==> flow/design.v <==
`timescale 1ns / 1ps
module Filter(
  	input clk,
	input rst,
	input en,
	input [3:0] addr,
	output reg [8:0] out
    );
reg signed [8:0] sobel_val;
always @(*) begin
	case(addr)
		4'd1, 4'd3, 4'd5, 4'd7: sobel_val = -9'sd1;
		4'd4: sobel_val = 9'sd4;
		default: sobel_val = 9'sd0;
	endcase
end
always@(posedge clk) begin
		if(rst) begin
			out <= 0;
		end
		if(en) begin
			out <= sobel_val;
		end
	end
endmodule
`timescale 1ns / 1ps
module convolution(
  	input clk,
	input signed [8:0] in1,  
	input signed [8:0] in2,
	input [8:0] height,
	input [8:0] width,
	input rst,
	input en,
	input clear,
	output reg [20:0] out,
	output reg done
    );
	reg signed [26:0] data;
	reg [9:0] counter;
	always@(posedge clk) begin
		if(rst || clear)
			counter <= 0;
		else if(en) begin
			if(counter < (height*width)) begin
				counter <= counter + 1;
			end
			else begin
				counter <= 1;
			end
		end
	end
	always@(posedge clk) begin
		if(rst || clear) begin
			data <= 0;
			done <= 0;
		end
		else if(en) begin
			if(counter < (height*width)) begin
				data <= data + in1*in2;
				done <= 0;
			end
			else begin
				if(data > 1048575)
					out <= 1048575;
				else if (data < -1048576) 
					out <= -1048576;
				else
					out <= data; 
				data <= in1*in2;
				done <= 1; 
			end
		end
	end
endmodule
`timescale 1ns / 1ps
module maxpool(
   	input signed [20:0] in,
	input clk,
	input rst,
	input en,
	input [3:0] factor,
	output reg done,
	output reg [20:0] out,
	output [20:0] max
    );
	reg signed [20:0] cur_max;
	reg signed [20:0] abs_max;
	reg [7:0] counter;
	wire [7:0] size;
	wire [4:0] addr;
	wire [20:0] tempout;
	assign addr = counter;
	assign size = factor*factor;
	assign tempout = cur_max;
	assign max = abs_max;
	always@(posedge clk) begin
		if(rst) begin
			cur_max <= 21'b100000000000000000000;
			abs_max <= 0;
			counter <= 0;
			done <= 0;
		end
		else begin
		done <= 0;
		if(en) begin
			if(counter < size) begin
				counter <= counter + 1;
				if(in > cur_max) begin
					cur_max <= in;
				end
			end
			else begin
				done <= 1;
				counter <= 1;
				out <= cur_max;
				cur_max <= in;
			end
			if(in > abs_max) begin
				abs_max <= in;
			end
		end
		end
	end
endmodule
`timescale 1ns / 1ps
module address_l1(
  	input clk,
	input rst,
	input en,
	input [8:0] ht_sm,
	input [8:0] ht_lg,
	input [8:0] wt_sm,
	input [8:0] wt_lg,
	input [9:0] count,
	output [17:0] address_lg,
	output reg conv_done
    );
	wire [8:0] addrx, addry;
	reg [8:0] ADDRX, ADDRY;
	reg [8:0] OFFSET_X, OFFSET_Y;
	assign addrx = ADDRX + OFFSET_X;
	assign addry = ADDRY + OFFSET_Y;
	assign address_lg = addrx + addry*wt_lg;
	always@(posedge clk) begin
		if(rst) begin
			ADDRX <= 0;
			ADDRY <= 0;
			OFFSET_X <= 0;
			OFFSET_Y <= 0;
			conv_done <= 0;
		end
		else if(en) begin
			if(ADDRX < (wt_sm-1)) begin
				ADDRX <= ADDRX + 1;
				conv_done <= 0;
			end
			else begin
				ADDRX <= 0;
				if(ADDRY < (ht_sm-1)) begin
					ADDRY <= ADDRY + 1;
				end
				else begin
					ADDRY <= 0;
				end
			end
			if (count==(ht_sm*wt_sm-1)) begin
				if(OFFSET_X < (wt_lg-wt_sm)) begin
					OFFSET_X <= OFFSET_X + 1;
				end
				else begin
					OFFSET_X <= 0;
					if(OFFSET_Y < (ht_lg-ht_sm)) begin
						OFFSET_Y <= OFFSET_Y + 1;
					end
					else begin
						ADDRX <= 0;
						ADDRY <= 0;
						OFFSET_X <= 0;
						OFFSET_Y <= 0;
						conv_done <= 1;
					end
				end
			end
		end
	end
endmodule
`timescale 1ns / 1ps
module address_l2(
	input clk,
	input rst,
	input en,
	input [8:0] ht_sm,
	input [8:0] ht_lg,
	input [8:0] wt_sm,
	input [8:0] wt_lg,
	input [9:0] count1,
	input [8:0] factor,
	output [17:0] address_lg,
	output reg conv_done
    );
	wire [8:0] addrx, addry;
	reg [8:0] ADDRX, ADDRY;
	reg [8:0] OFFSET_X1, OFFSET_Y1, OFFSET_X2, OFFSET_Y2;
	wire [9:0] limit1;
	wire [9:0] limit2;
	assign limit1 = ht_sm*wt_sm-1;
	assign limit2 = factor*factor-1;
	assign addrx = ADDRX + OFFSET_X1 + OFFSET_X2;
	assign addry = ADDRY + OFFSET_Y1 + OFFSET_Y2;
	assign address_lg = addrx + addry*wt_lg;
	reg [9:0] count2;
	always @(posedge clk) begin
		if (rst) begin
			count2 <= 0;
		end
		else if (en) begin
			if(count1 == limit1) begin
				if(count2 < limit2) begin
					count2 <= count2 + 1;
				end
				else 
					count2 <= 0;
			end
		end
	end
	always@(posedge clk) begin
		if(rst) begin
			ADDRX <= 0;
			ADDRY <= 0;
			OFFSET_X1 <= 0;
			OFFSET_Y1 <= 0;
			OFFSET_X2 <= 0;
			OFFSET_Y2 <= 0;
			conv_done <= 0; 
		end
		else if(en) begin
			if(ADDRX < (wt_sm-1)) begin
				ADDRX <= ADDRX + 1;
				conv_done <= 0;
			end
			else begin
				ADDRX <= 0;
				if(ADDRY < (ht_sm-1)) begin
					ADDRY <= ADDRY + 1;
				end
				else begin
					ADDRY <= 0;
				end
			end
			if (count1==limit1) begin
				if(OFFSET_X1 < factor-1) begin
					OFFSET_X1 <= OFFSET_X1 + 1;
				end
				else begin
					OFFSET_X1 <= 0;
					if(OFFSET_Y1 < factor-1) begin
						OFFSET_Y1 <= OFFSET_Y1 + 1;
					end
					else begin
						OFFSET_X1 <= 0;
						OFFSET_Y1 <= 0;
					end
				end
				if (count2==limit2) begin
					if(OFFSET_X2 < (wt_lg-wt_sm-factor*2+1)) begin
						OFFSET_X2 <= OFFSET_X2 + factor;
					end
					else begin
						OFFSET_X2 <= 0;
						if(OFFSET_Y2 < (ht_lg-ht_sm-factor*2+1)) begin
							OFFSET_Y2 <= OFFSET_Y2 + factor;
						end
						else begin
							ADDRX <= 0;
							ADDRY <= 0;
							OFFSET_X1 <= 0;
							OFFSET_Y1 <= 0;
							OFFSET_Y2 <= 0;
							conv_done <= 1;
						end
					end
				end
			end
		end
	end
endmodule
`timescale 1ns / 1ps
module Top_convolution(
 input clk,
	input rst,
	input start,
	input en,
	input [12:0] addr,
	output [20:0] out,
	output [20:0] max_pl,
	output reg done,
	output pat_en,
	output [9:0] pat_addr,
	input [7:0] pat_dout,
	output img_en,
	output [17:0] img_addr,
	input [7:0] img_dout,
	output pc_en,
	output pc_we,
	output [9:0] pc_addr,
	output [10:0] pc_din,
	input [10:0] pc_dout,
	output ic_en,
	output ic_we,
	output [17:0] ic_addr,
	output [10:0] ic_din,
	input [10:0] ic_dout,
	output pl_en,
	output pl_we,
	output [12:0] pl_addr,
	output [20:0] pl_din,
	input [20:0] pl_dout
    );
	assign out = out_pl;
	reg [8:0] HT_SM, WT_SM;
	wire [8:0] ht_sm, wt_sm; 
	reg [8:0] HT_LG, WT_LG;
	wire [8:0] ht_lg, wt_lg;
	assign ht_sm = HT_SM;
	assign wt_sm = WT_SM;
	assign ht_lg = HT_LG;
	assign wt_lg = WT_LG;
	parameter [8:0] height_fil = 10, width_fil = 8, side_lap = 3, height_filpro = 8, width_filpro = 6,
	height_image = 48, width_image = 40, height_impro = 46, width_impro = 38, factor = 5;
	parameter [3:0] idle = 0, setup = 1, conv_p1 = 2, conv_p2 = 3, delay_p1 = 4, delay_p2 = 5, maxpl = 6, read = 15;
	reg [3:0] current_state, next_state;
	wire done_conv, done_maxpl;
	reg en_conv;
	wire en_maxpl;
	reg en_cnt_l1, en_cnt_l2, en_cnt_sm;
	reg clear;
	wire conv_done_l1, conv_done_l2;
	reg [1:0] conv_sel;
	assign en_maxpl = (conv_sel==3)? done_conv:0;
	wire signed [8:0] in1, in2;
	wire [20:0] out_conv;
	assign in1 = (conv_sel==2'b00)? 0: 
					(conv_sel==2'b01)? out_f: 
					(conv_sel==2'b10)? out_i:out_ip[10:2];
	assign in2 = (conv_sel==2'b00)? 0: 
					(conv_sel==2'b11)? out_fp[10:2]: out_lap;
	wire signed [20:0] in_maxpl, out_maxpl;
	assign in_maxpl = out_conv;
	reg [9:0] ADDR_SM;
	wire [17:0] addr_lg_l1;
	wire [17:0] addr_lg_l2;
	reg [17:0] ADDR_OUT;
	wire en_f, en_i, en_fp, en_ip, en_lap, en_pl;
	reg wr_ip, wr_fp, wr_pl;
	wire [9:0] addr_f;
	wire [17:0] addr_i;
	wire [9:0] addr_fp;
	wire [17:0] addr_ip;
	wire [12:0] addr_pl;
	wire [3:0] addr_lap;
	wire [10:0] in_fp, in_ip;
	wire [10:0] out_fp, out_ip;
	wire signed [20:0] in_pl;
	assign in_fp = out_conv[10:0];
	assign in_ip = out_conv[10:0];
	assign in_pl = out_maxpl;
	wire signed [8:0] out_lap;
	wire signed [7:0] out_i, out_f;	
	wire signed [20:0] out_pl;
	assign en_lap = (conv_sel==3||conv_sel==0)? 0:1;
	assign en_f = (conv_sel==1)? 1:0;
	assign en_i = (conv_sel==2)? 1:0;
	assign en_fp = (conv_sel==0)? 0:
						(conv_sel==1)? done_conv:
						(conv_sel==3)? 1:0;
	assign en_ip = (conv_sel==0)? 0:
						(conv_sel==2)? done_conv:
						(conv_sel==3)? 1:0;
	assign en_pl = (done)? en:done_maxpl;
	assign addr_f = (conv_sel==1)? addr_lg_l1:0;
	assign addr_i = (conv_sel==2)? addr_lg_l1:0;
	assign addr_lap = (conv_sel==0||conv_sel==3)? 0:ADDR_SM;
	assign addr_ip = (conv_sel==0)? 0: 
						  (conv_sel==3)? addr_lg_l2:ADDR_OUT; 
	assign addr_fp = (conv_sel==0)? 0: 
						  (conv_sel==1)? ADDR_OUT[9:0]:ADDR_SM;
	assign addr_pl = (done)? addr:ADDR_OUT[12:0];
	Filter Sobel (
    .clk(clk), 
    .rst(rst), 
    .en(en_lap), 
    .addr(addr_lap),  
    .out(out_lap)
    );
	assign pat_en = en_f;
	assign pat_addr = addr_f;
	assign out_f = pat_dout;
	assign img_en = en_i;
	assign img_addr = addr_i;
	assign out_i = img_dout;
	assign pc_en = en_fp;
	assign pc_we = wr_fp;
	assign pc_addr = addr_fp;
	assign pc_din = in_fp;
	assign out_fp = pc_dout;
	assign ic_en = en_ip;
	assign ic_we = wr_ip;
	assign ic_addr = addr_ip;
	assign ic_din = in_ip;
	assign out_ip = ic_dout;
	assign pl_en = en_pl;
	assign pl_we = wr_pl;
	assign pl_addr = addr_pl;
	assign pl_din = in_pl;
	assign out_pl = pl_dout;
	wire out_trig;
	assign out_trig = (conv_sel==2'b11)? done_maxpl:done_conv;
	always@(posedge clk) begin
		if(rst || clear) begin
			ADDR_OUT <= 0;
		end
		else if(out_trig) begin
			ADDR_OUT <= ADDR_OUT + 1;
		end	
	end
	address_l1 addr_l1 (
    .clk(clk), 
    .rst(rst||clear), 
    .en(en_cnt_l1), 
    .ht_sm(ht_sm), 
    .ht_lg(ht_lg), 
    .wt_sm(wt_sm), 
    .wt_lg(wt_lg), 
    .count(ADDR_SM), 
    .address_lg(addr_lg_l1), 
    .conv_done(conv_done_l1)
    );
	address_l2 addr_l2 (
    .clk(clk), 
    .rst(rst||clear), 
    .en(en_cnt_l2), 
    .ht_sm(ht_sm), 
    .ht_lg(ht_lg), 
    .wt_sm(wt_sm), 
    .wt_lg(wt_lg), 
	 .count1(ADDR_SM),
    .factor(factor), 
    .address_lg(addr_lg_l2), 
    .conv_done(conv_done_l2)
    );
	always@(posedge clk) begin
		if(rst||clear) begin
			ADDR_SM <= 0;
		end
		else if(en_cnt_l1||en_cnt_l2) begin
			if(ADDR_SM < (ht_sm*wt_sm-1)) begin
				ADDR_SM <= ADDR_SM + 1;
			end
			else begin
				ADDR_SM <= 0;
			end	
		end
	end
	convolution convolution (
	 .clk(clk),
    .in1(in1), 
    .in2(in2), 
    .height(ht_sm), 
    .width(wt_sm), 
    .rst(rst), 
    .en(en_conv), 
	 .clear(clear),
    .out(out_conv), 
    .done(done_conv)
    );
	maxpool maxpool (
    .in(in_maxpl), 
    .clk(clk), 
    .rst(rst), 
    .en(en_maxpl), 
    .factor(factor), 
    .done(done_maxpl), 
    .out(out_maxpl),
	 .max(max_pl)
    );
	always @(posedge clk) begin 
		if (rst) begin
			HT_SM <= 0;
			WT_SM <= 0;
			HT_LG <= 0;
			WT_SM <= 0;
			en_conv <= 0;
			en_cnt_l1 <= 0;
			en_cnt_l2 <= 0;
			wr_ip <= 0;
			wr_fp <= 0;
			wr_pl <= 0;
			clear <= 0;
			conv_sel <= 2'b00;
			done <= 0;
			current_state <= idle;
		end
		else
		case(current_state)
			idle: begin
				if(start)
					current_state <= setup;
				else
					current_state <= idle;
			end
			setup: begin
				case(conv_sel) 
					0: begin
						HT_SM <= side_lap;
						WT_SM <= side_lap;
						HT_LG <= height_fil;
						WT_LG <= width_fil;
						en_cnt_l1 <= 1;
						wr_fp <= 1;
						conv_sel <= 2'b01;
					end
					1: begin
						HT_SM <= side_lap;
						WT_SM <= side_lap;
						HT_LG <= height_image;
						WT_LG <= width_image;
						en_cnt_l1 <= 1;
						wr_ip <= 1;
						conv_sel <= 2'b10;
					end
					2: begin
						HT_SM <= height_filpro;
						WT_SM <= width_filpro;
						HT_LG <= height_impro;
						WT_LG <= width_impro;
						en_cnt_l2 <= 1;
						wr_pl <= 1;
						conv_sel <= 2'b11;
					end
				endcase
				current_state <= conv_p1;
			end
			conv_p1: begin
				en_conv <= 1;
				if(conv_done_l1) begin
					en_cnt_l1 <= 0;
					current_state <= conv_p2;
				end
				else if(conv_sel != 3)
					current_state <= conv_p1;
				else
					current_state <= maxpl;
			end
			conv_p2: begin
				en_conv <= 0;
				current_state <= delay_p1;
			end
			maxpl: begin
				if(conv_done_l2) begin
					en_cnt_l2 <= 0;
					current_state <= delay_p1;
				end
				else
					current_state <= maxpl;
			end
			delay_p1: begin
				if(conv_sel==3) begin
					if(done_maxpl) begin
						clear <= 1;
						wr_pl <= 0;
						current_state <= delay_p2;
					end
					else 
						current_state <= delay_p1;
				end
				else begin
					clear <= 1;
					wr_fp <= 0;
					wr_ip <= 0;
					current_state <= delay_p2;
				end
			end
			delay_p2: begin
				clear <= 0;
				if (conv_sel != 3) 
					current_state <= setup;
				else begin
					current_state <= read;
					conv_sel <= 2'b00;
				end
			end
			read: begin
				conv_sel <= 2'b00;
				done <= 1;
			end
		endcase
	end
endmodule
; Reports on Top_convolution
; Module Top_convolution before and after one edit of its RTL, step after step.
; "orig" refers to lines of the RTL above, "edited" to lines of the edited file.
; "delta" is "edited" less "orig", of the values as shown.
; Operators carry their Yosys type and port widths (W data, S select, Z words).
; Library cell names are shortened.
; A cell with n/a has no value.
[setup]
top = Top_convolution
clock_port = clk
lib = sky130hd
lib_corner = tt_025C_1v80

; Diff
; Unified diff, file above to edited file.
; This change comes from a script, not from a designer. The edited design behaves differently; no optimisation was intended.
; begin of diff
@@ -475,4 +475,7 @@
     .done(done_conv)
     );
+	wire signed [20:0] out_maxpl_a, out_maxpl_b;
+	wire done_maxpl_a, done_maxpl_b;
+	wire [20:0] max_pl_a, max_pl_b;
 	maxpool maxpool (
     .in(in_maxpl), 
@@ -481,8 +484,13 @@
     .en(en_maxpl), 
     .factor(factor), 
-    .done(done_maxpl), 
-    .out(out_maxpl),
-	 .max(max_pl)
-    );
+    .done(done_maxpl_a), 
+    .out(out_maxpl_a),
+	 .max(max_pl_a)
+    );
+	maxpool maxpool_2 (.in(in_maxpl), .clk(clk), .rst(rst), .en(~en_maxpl), .factor(factor),
+	    .done(done_maxpl_b), .out(out_maxpl_b), .max(max_pl_b));
+	assign out_maxpl = out_maxpl_a ^ out_maxpl_b;
+	assign done_maxpl = done_maxpl_a ^ done_maxpl_b;
+	assign max_pl = max_pl_a ^ max_pl_b;
 	always @(posedge clk) begin 
 		if (rst) begin
; end of diff

; After elaboration
; Counts by Yosys on the flattened word-level netlist (proc, flatten, opt, wreduce; memories kept). Register bits leave out memories and registers merged into their read ports (data or address). Print and check cells are left out.
[word_totals]
columns = element, orig, edited, delta
row1 = ramBits, 0, 0, 0
row2 = rom_bits, 0, 0, 0
row3 = clocked_rd_ports_x_width, 0, 0, 0
row4 = latchBits, 0, 0, 0
row5 = n_memories, 0, 0, 0
row6 = word_cells, 285, 307, 22
row7 = reg_bits, 320, 392, 72
[classes]
columns = element, orig, edited, delta
row1 = reduce_logical, 37, 41, 4
row2 = addsub, 35, 36, 1
row3 = n_div, 0, 0, 0
row4 = n_logic, 7, 11, 4
row5 = shifts, 0, 0, 0
row6 = equal, 32, 33, 1
row7 = n_mul, 5, 5, 0
row8 = n_mux, 112, 116, 4
row9 = n_cmp, 18, 21, 3
[ops]
columns = cell, orig, edited, delta
row1 = $ne A2 B2 Y1 const B, 9, 11, 2
row2 = $reduce_and A2 Y1, 7, 9, 2
row3 = $mux W21, 3, 5, 2
row4 = $gt A21 B21 Y1, 2, 4, 2
row5 = $xor A21 B21 Y21, 0, 2, 2
row6 = $mux W1, 36, 37, 1
row7 = $reduce_and A3 Y1, 10, 11, 1
row8 = $not A1 Y1, 7, 8, 1
row9 = $ne A2 B1 Y1 const B, 3, 2, -1
row10 = $reduce_or A2 Y1, 2, 3, 1
row11 = $add A8 B1 Y8 const B, 1, 2, 1
row12 = $lt A8 B5 Y1 const B, 1, 2, 1
row13 = $mux W8, 1, 2, 1
row14 = $ne A3 B2 Y1 const B, 1, 0, -1
row15 = $ne A3 B3 Y1 const B, 0, 1, 1
row16 = $xor A1 B1 Y1, 0, 1, 1
row17 = $mux W9, 40, 40, 0
row18 = $add A9 B1 Y9 const B, 8, 8, 0
row19 = $pmux W1 S2, 7, 7, 0
row20 = $reduce_bool A2 Y1, 7, 7, 0
row21 = $add A9 B9 Y9, 6, 6, 0
row22 = $eq A4 B3 Y1 const B, 6, 6, 0
row23 = $lt A9 B32 Y1, 6, 6, 0
row24 = $mux W10, 6, 6, 0
row25 = $mul A9 B9 Y18, 4, 4, 0
row26 = $add A10 B1 Y10 const B, 3, 3, 0
row27 = $eq A4 B2 Y1 const B, 3, 3, 0
row28 = $logic_or A1 B1 Y1, 3, 3, 0
; The list need not be complete.

; Longest topological paths
; Yosys ltp: most cells in a row. Word level: on the elaborated netlist, between registers, memories and ports. Mapped: between sequential cells and ports; inverters and the memories' decode and read muxes count.
[depth]
columns = element, orig, edited, delta
row1 = ltp_word, 8, 8, 0
row2 = abc_area, 0, 0, n/a
row3 = ltp_mapped, 33, 32, -1
row4 = depth_no_buf, 32, 31, -1

; Netlist
; Source: synth_stat.txt of the flow (Yosys; design flattened, memories mapped). It holds for the ABC_AREA given above (unset counts as 0); a run with the other value may have another netlist.
[mapped]
columns = element, orig, edited, delta
row1 = ff_cells, 293, 365, 72
row2 = synth_area_mm2, 0.0267657, 0.030219, 0.0034533
row3 = cell_count, 3064, 3422, 358
row4 = n_buf, 152, 154, 2
[by_type]
columns = cell, orig, edited, delta
row1 = nor2_1, 258, 378, 120
row2 = nand2b_1, 93, 23, -70
row3 = xor2_1, 60, 113, 53
row4 = dfxtp_1, 246, 297, 51
row5 = ha_1, 376, 420, 44
row6 = mux2i_1, 83, 124, 41
row7 = inv_1, 295, 321, 26
row8 = o21ai_0, 89, 112, 23
row9 = edfxtp_1, 47, 68, 21
row10 = nand3_1, 59, 75, 16
row11 = a31oi_1, 38, 23, -15
row12 = nand2_1, 206, 218, 12
row13 = clkbuf_1, 81, 92, 11
row14 = o21bai_1, 31, 20, -11
row15 = nor2b_1, 22, 33, 11
row16 = a211oi_1, 15, 24, 9
row17 = a31o_2, 3, 11, 8
row18 = and2_1, 87, 94, 7
; The list need not be complete.
; By module: a second synthesis without flattening, with its own total; a netlist apart from the flattened one above.
[unflattened]
columns = element, orig, edited, delta
row1 = hier_cells, 4930, 5519, 589
row2 = hier_area_mm2, 0.0413221, 0.0462731, 0.0049510
; Each row is one instance without its submodules.
[modules_orig]
columns = module, n_inst, mod_area_mm2, n_cells, mod_seq_area_mm2
row1 = address_l2, 1, 0.0134942, 1598, 0.0013012
row2 = address_l1, 1, 0.0104525, 1271, 0.0007407
row3 = convolution, 1, 0.0082992, 936, 0.0013913
row4 = maxpool, 1, 0.0047158, 562, 0.0016516
row5 = Top_convolution, 1, 0.0041978, 548, 0.0011911
row6 = Filter, 1, 0.0001627, 15, 0.0000601
[modules_edited]
columns = module, n_inst, mod_area_mm2, n_cells, mod_seq_area_mm2
row1 = address_l2, 1, 0.013538, 1618, 0.0013012
row2 = address_l1, 1, 0.0101935, 1232, 0.0007407
row3 = maxpool, 2, 0.0047158, 562, 0.0016516
row4 = convolution, 1, 0.0082992, 936, 0.0013913
row5 = Top_convolution, 1, 0.0046482, 594, 0.0011911
row6 = Filter, 1, 0.0001627, 15, 0.0000601

; Path before layout
; OpenSTA on the mapped netlist: ideal clock, no wires. The path of least setup slack (recovery checks aside). Input and output delay are each 20% of the period. Register names are those of the netlist, which keeps one name where synthesis merged equal registers.
[synth_path]
columns = element, orig, edited, delta
row1 = kind, in2reg, in2reg, n/a
row2 = start, input port pc_dout[10], input port pc_dout[10], n/a
row3 = end, register convolution.data[26], register convolution.data[26], n/a
row4 = setup_ps, 71, 132, 61
row5 = setup_slack_ps, 1389, 1595, 206
row6 = delay_ps, 7411, 7204, -207
row7 = tclk_ps, 11000, 11000, 0
row8 = in_delay_ps, 2200, 2200, 0
row9 = arrival_ps, 9540, 9272, -268
row10 = launch_ps, 2200, 2200, 0
row11 = stages, 28, 26, -2
row12 = n_path_buf, 1, 1, 0
row13 = period_less_setup_slack_ps, 9611, 9405, -206
; "delay_ps" = arrival - input delay + setup time.
; "stages" counts driving pins, that of a launching flip-flop among them; a cell with two outputs on the path counts twice.
; "period_less_setup_slack_ps" = period - worst setup slack (recovery checks aside). The figure is calculated, with input and output delays left at 20% of the set period.
; Between the ends stands the longest chain of elaborated cells between them, by number of cells; it is not shown to be the way that was timed. Of several equally long chains one is given.
; Each line given opens the expression or statement behind the cell; cells for indexed reads and writes are added by Yosys, which also makes memories of some case tables.
; A register here has more assigning lines than the two given.
[synth_between_orig]
path_cell_list = a21oi_1 -> or2_2 -> clkbuf_1 -> nand2b_1 -> fa_1 -> fa_1 -> inv_1 -> fa_1 -> fa_1 -> inv_1 -> fa_1 -> inv_1 -> ha_1 -> a21oi_1 -> o211ai_1 -> a311oi_2 -> nor2_1 -> xnor2_1 -> ha_1 -> a21oi_1 -> nand3_1 -> a2bb2oi_1 -> o211ai_1 -> a211o_1 -> o31a_1 -> or4b_1 -> o41a_1 -> nand3_1
elab_chain_len = 5
cells_between = 5
cone_classes = 1 x add/sub; 1 x mul; 3 x mux
[synth_lines_orig]
columns = element, line
row1 = start: declaration, 308  ; input [10:0] pc_dout,
row2 = $mux W9, 347  ; (conv_sel==2'b11)? out_fp[10:2]: out_lap;
row3 = $mux W9, 346  ; assign in2 = (conv_sel==2'b00)? 0:
row4 = $mul A9 B9 Y18, 60  ; data <= data + in1*in2;
row5 = $add A27 B27 Y27, 60
row6 = $mux W27, 59  ; if(counter < (height*width)) begin
row7 = end: assignment, 60
row8 = end: assignment, 70  ; data <= in1*in2;
row9 = end: declaration, 39  ; reg signed [26:0] data;
[synth_between_edited]
path_cell_list = a21oi_1 -> or2_2 -> clkbuf_1 -> nand2b_1 -> fa_1 -> fa_1 -> inv_1 -> fa_1 -> fa_1 -> inv_1 -> fa_1 -> inv_1 -> ha_1 -> o2111ai_1 -> a31oi_1 -> a41oi_1 -> xnor2_1 -> ha_1 -> a21oi_1 -> o21ai_0 -> a311oi_1 -> o21ai_0 -> o41a_1 -> a211o_1 -> nand2_1 -> a21oi_1
elab_chain_len = 5
cells_between = 5
cone_classes = 1 x add/sub; 1 x mul; 3 x mux
[synth_lines_edited]
columns = element, line
row1 = start: declaration, 308  ; input [10:0] pc_dout,
row2 = $mux W9, 347  ; (conv_sel==2'b11)? out_fp[10:2]: out_lap;
row3 = $mux W9, 346  ; assign in2 = (conv_sel==2'b00)? 0:
row4 = $mul A9 B9 Y18, 60  ; data <= data + in1*in2;
row5 = $add A27 B27 Y27, 60
row6 = $mux W27, 59  ; if(counter < (height*width)) begin
row7 = end: assignment, 60
row8 = end: assignment, 70  ; data <= in1*in2;
row9 = end: declaration, 39  ; reg signed [26:0] data;

; Timing after layout
; Path of least setup slack in the final report of each run of pair 1 (OpenROAD, finished layout, wires in). Where an end is a register, its clock arrival counts in the times.
; The path's times are printed in steps of 10 ps; the period is the one set.
[layout_path]
columns = element, orig, edited, delta
row1 = kind, reg2out, reg2out, n/a
row2 = start, register addr_l2.OFFSET_Y2[1], register addr_l2.OFFSET_Y2[1], n/a
row3 = end, output port ic_addr[14], output port ic_addr[12], n/a
row4 = stages, 26, 25, -1
row5 = setup_slack_ps, 420, 730, 310
row6 = out_delay_ps, 2000, 2000, 0
row7 = arrival_ps, 7580, 7270, -310
row8 = launch_ps, 550, 560, 10
row9 = tclk_ps, 10000, 10000, 0
row10 = n_path_buf, 1, 1, 0
; Between the ends stands the longest chain of elaborated cells between them, by number of cells; it is not shown to be the way that was timed. Of several equally long chains one is given.
; A register here has more assigning lines than the two given.
[layout_between_orig]
path_cell_list = dfxtp_1 -> fa_1 -> ha_1 -> fa_1 -> a21oi_1 -> nor2_1 -> nor2_1 -> xnor2_1 -> and2_1 -> ha_1 -> fa_1 -> ha_1 -> inv_1 -> fa_1 -> inv_1 -> fa_1 -> ha_1 -> inv_1 -> o21bai_1 -> a21oi_1 -> o21bai_1 -> a211oi_1 -> o21ai_0 -> nor3b_1 -> a211oi_1 -> clkdlybuf4s50_1
elab_chain_len = 5
cells_between = 5
cone_lines = 4
cone_classes = 2 x add/sub; 1 x mul; 2 x mux
[layout_lines_orig]
columns = element, line
row1 = start: declaration, 204  ; reg [8:0] OFFSET_X1, OFFSET_Y1, OFFSET_X2, OFFSET_Y2;
row2 = start: assignment, 234  ; OFFSET_Y2 <= 0;
row3 = start: assignment, 272  ; OFFSET_Y2 <= OFFSET_Y2 + factor;
row4 = $add A9 B9 Y9, 210  ; assign addry = ADDRY + OFFSET_Y1 + OFFSET_Y2;
row5 = $mul A9 B9 Y18, 211  ; assign address_lg = addrx + addry*wt_lg;
row6 = $add A9 B18 Y18, 211
row7 = $mux W18, 385  ; (conv_sel==3)? addr_lg_l2:ADDR_OUT;
row8 = $mux W18, 384  ; assign addr_ip = (conv_sel==0)? 0:
row9 = end: declaration, 311  ; output [17:0] ic_addr,
[layout_between_edited]
path_cell_list = dfxtp_1 -> fa_1 -> ha_1 -> fa_1 -> a21oi_1 -> nor2_1 -> nor2_1 -> o21bai_1 -> a21oi_1 -> xnor2_1 -> and2_1 -> ha_1 -> fa_1 -> ha_1 -> inv_1 -> fa_1 -> inv_1 -> fa_1 -> ha_1 -> or2_2 -> a311oi_1 -> xnor2_1 -> mux2i_1 -> nor2_1 -> clkdlybuf4s50_1
elab_chain_len = 5
cells_between = 5
cone_lines = 4
cone_classes = 2 x add/sub; 1 x mul; 2 x mux
[layout_lines_edited]
columns = element, line
row1 = start: declaration, 204  ; reg [8:0] OFFSET_X1, OFFSET_Y1, OFFSET_X2, OFFSET_Y2;
row2 = start: assignment, 234  ; OFFSET_Y2 <= 0;
row3 = start: assignment, 272  ; OFFSET_Y2 <= OFFSET_Y2 + factor;
row4 = $add A9 B9 Y9, 210  ; assign addry = ADDRY + OFFSET_Y1 + OFFSET_Y2;
row5 = $mul A9 B9 Y18, 211  ; assign address_lg = addrx + addry*wt_lg;
row6 = $add A9 B18 Y18, 211
row7 = $mux W18, 385  ; (conv_sel==3)? addr_lg_l2:ADDR_OUT;
row8 = $mux W18, 384  ; assign addr_ip = (conv_sel==0)? 0:
row9 = end: declaration, 311  ; output [17:0] ic_addr,

; Measured runs
; Runs of the flow (Yosys, OpenROAD) on both versions; the two runs of a pair have the same settings. The constraints put input and output delay at 20% of the set period each and load the outputs with 0.01 pF.
[settings_pair_1]
CORE_UTILIZATION = 40
period_ns = 10.0
CAP_MARGIN = 20
CORE_MARGIN = 2
SLEW_MARGIN = 20
[measured_pair_1]
columns = element, orig, edited, delta
row1 = ys_area_mm2, 0.0267657, 0.030219, 0.0034533
row2 = hold_worst_slack_ps, 446, 435, -11
row3 = tns_ps, 0, 0, 0
row4 = timing.achieved_period_ps, 9578, 9271, -307
row5 = die_mm2, 0.0689982, 0.0777629, 0.0087647
row6 = power_mw, 3.143, 3.869, 0.726
row7 = finish.utilization_frac, 0.462, 0.46, -0.002
row8 = worst_setup_slack_ps, 422, 729, 307
row9 = final_cell_area_mm2, 0.0304905, 0.0343167, 0.0038262
[settings_pair_2]
ABC_AREA = 0
CORE_UTILIZATION = 26
CTS_CLUSTER_DIAMETER = 298
GPL_ROUTABILITY_DRIVEN = 0
HOLD_SLACK_MARGIN = 0.26
SETUP_SLACK_MARGIN = -0.92
period_ns = 15.0
CAP_MARGIN = 20
CORE_MARGIN = 2
SLEW_MARGIN = 20
[measured_pair_2]
columns = element, orig, edited, delta
row1 = ys_area_mm2, 0.0267657, 0.030219, 0.0034533
row2 = hold_worst_slack_ps, 433, 442, 9
row3 = tns_ps, 0, 0, 0
row4 = timing.achieved_period_ps, 10732, 10482, -250
row5 = die_mm2, 0.105528, 0.11897, 0.013442
row6 = power_mw, 2.138, 2.627, 0.489
row7 = finish.utilization_frac, 0.305, 0.303, -0.002
row8 = worst_setup_slack_ps, 4268, 4518, 250
row9 = final_cell_area_mm2, 0.0310761, 0.0350173, 0.0039412
; "timing.achieved_period_ps" = clock period - worst setup slack. The figure is calculated, with input and output delays left at 20% of the set period.
; "power_mw" is the tool's figure for a default switching activity; nothing was simulated.
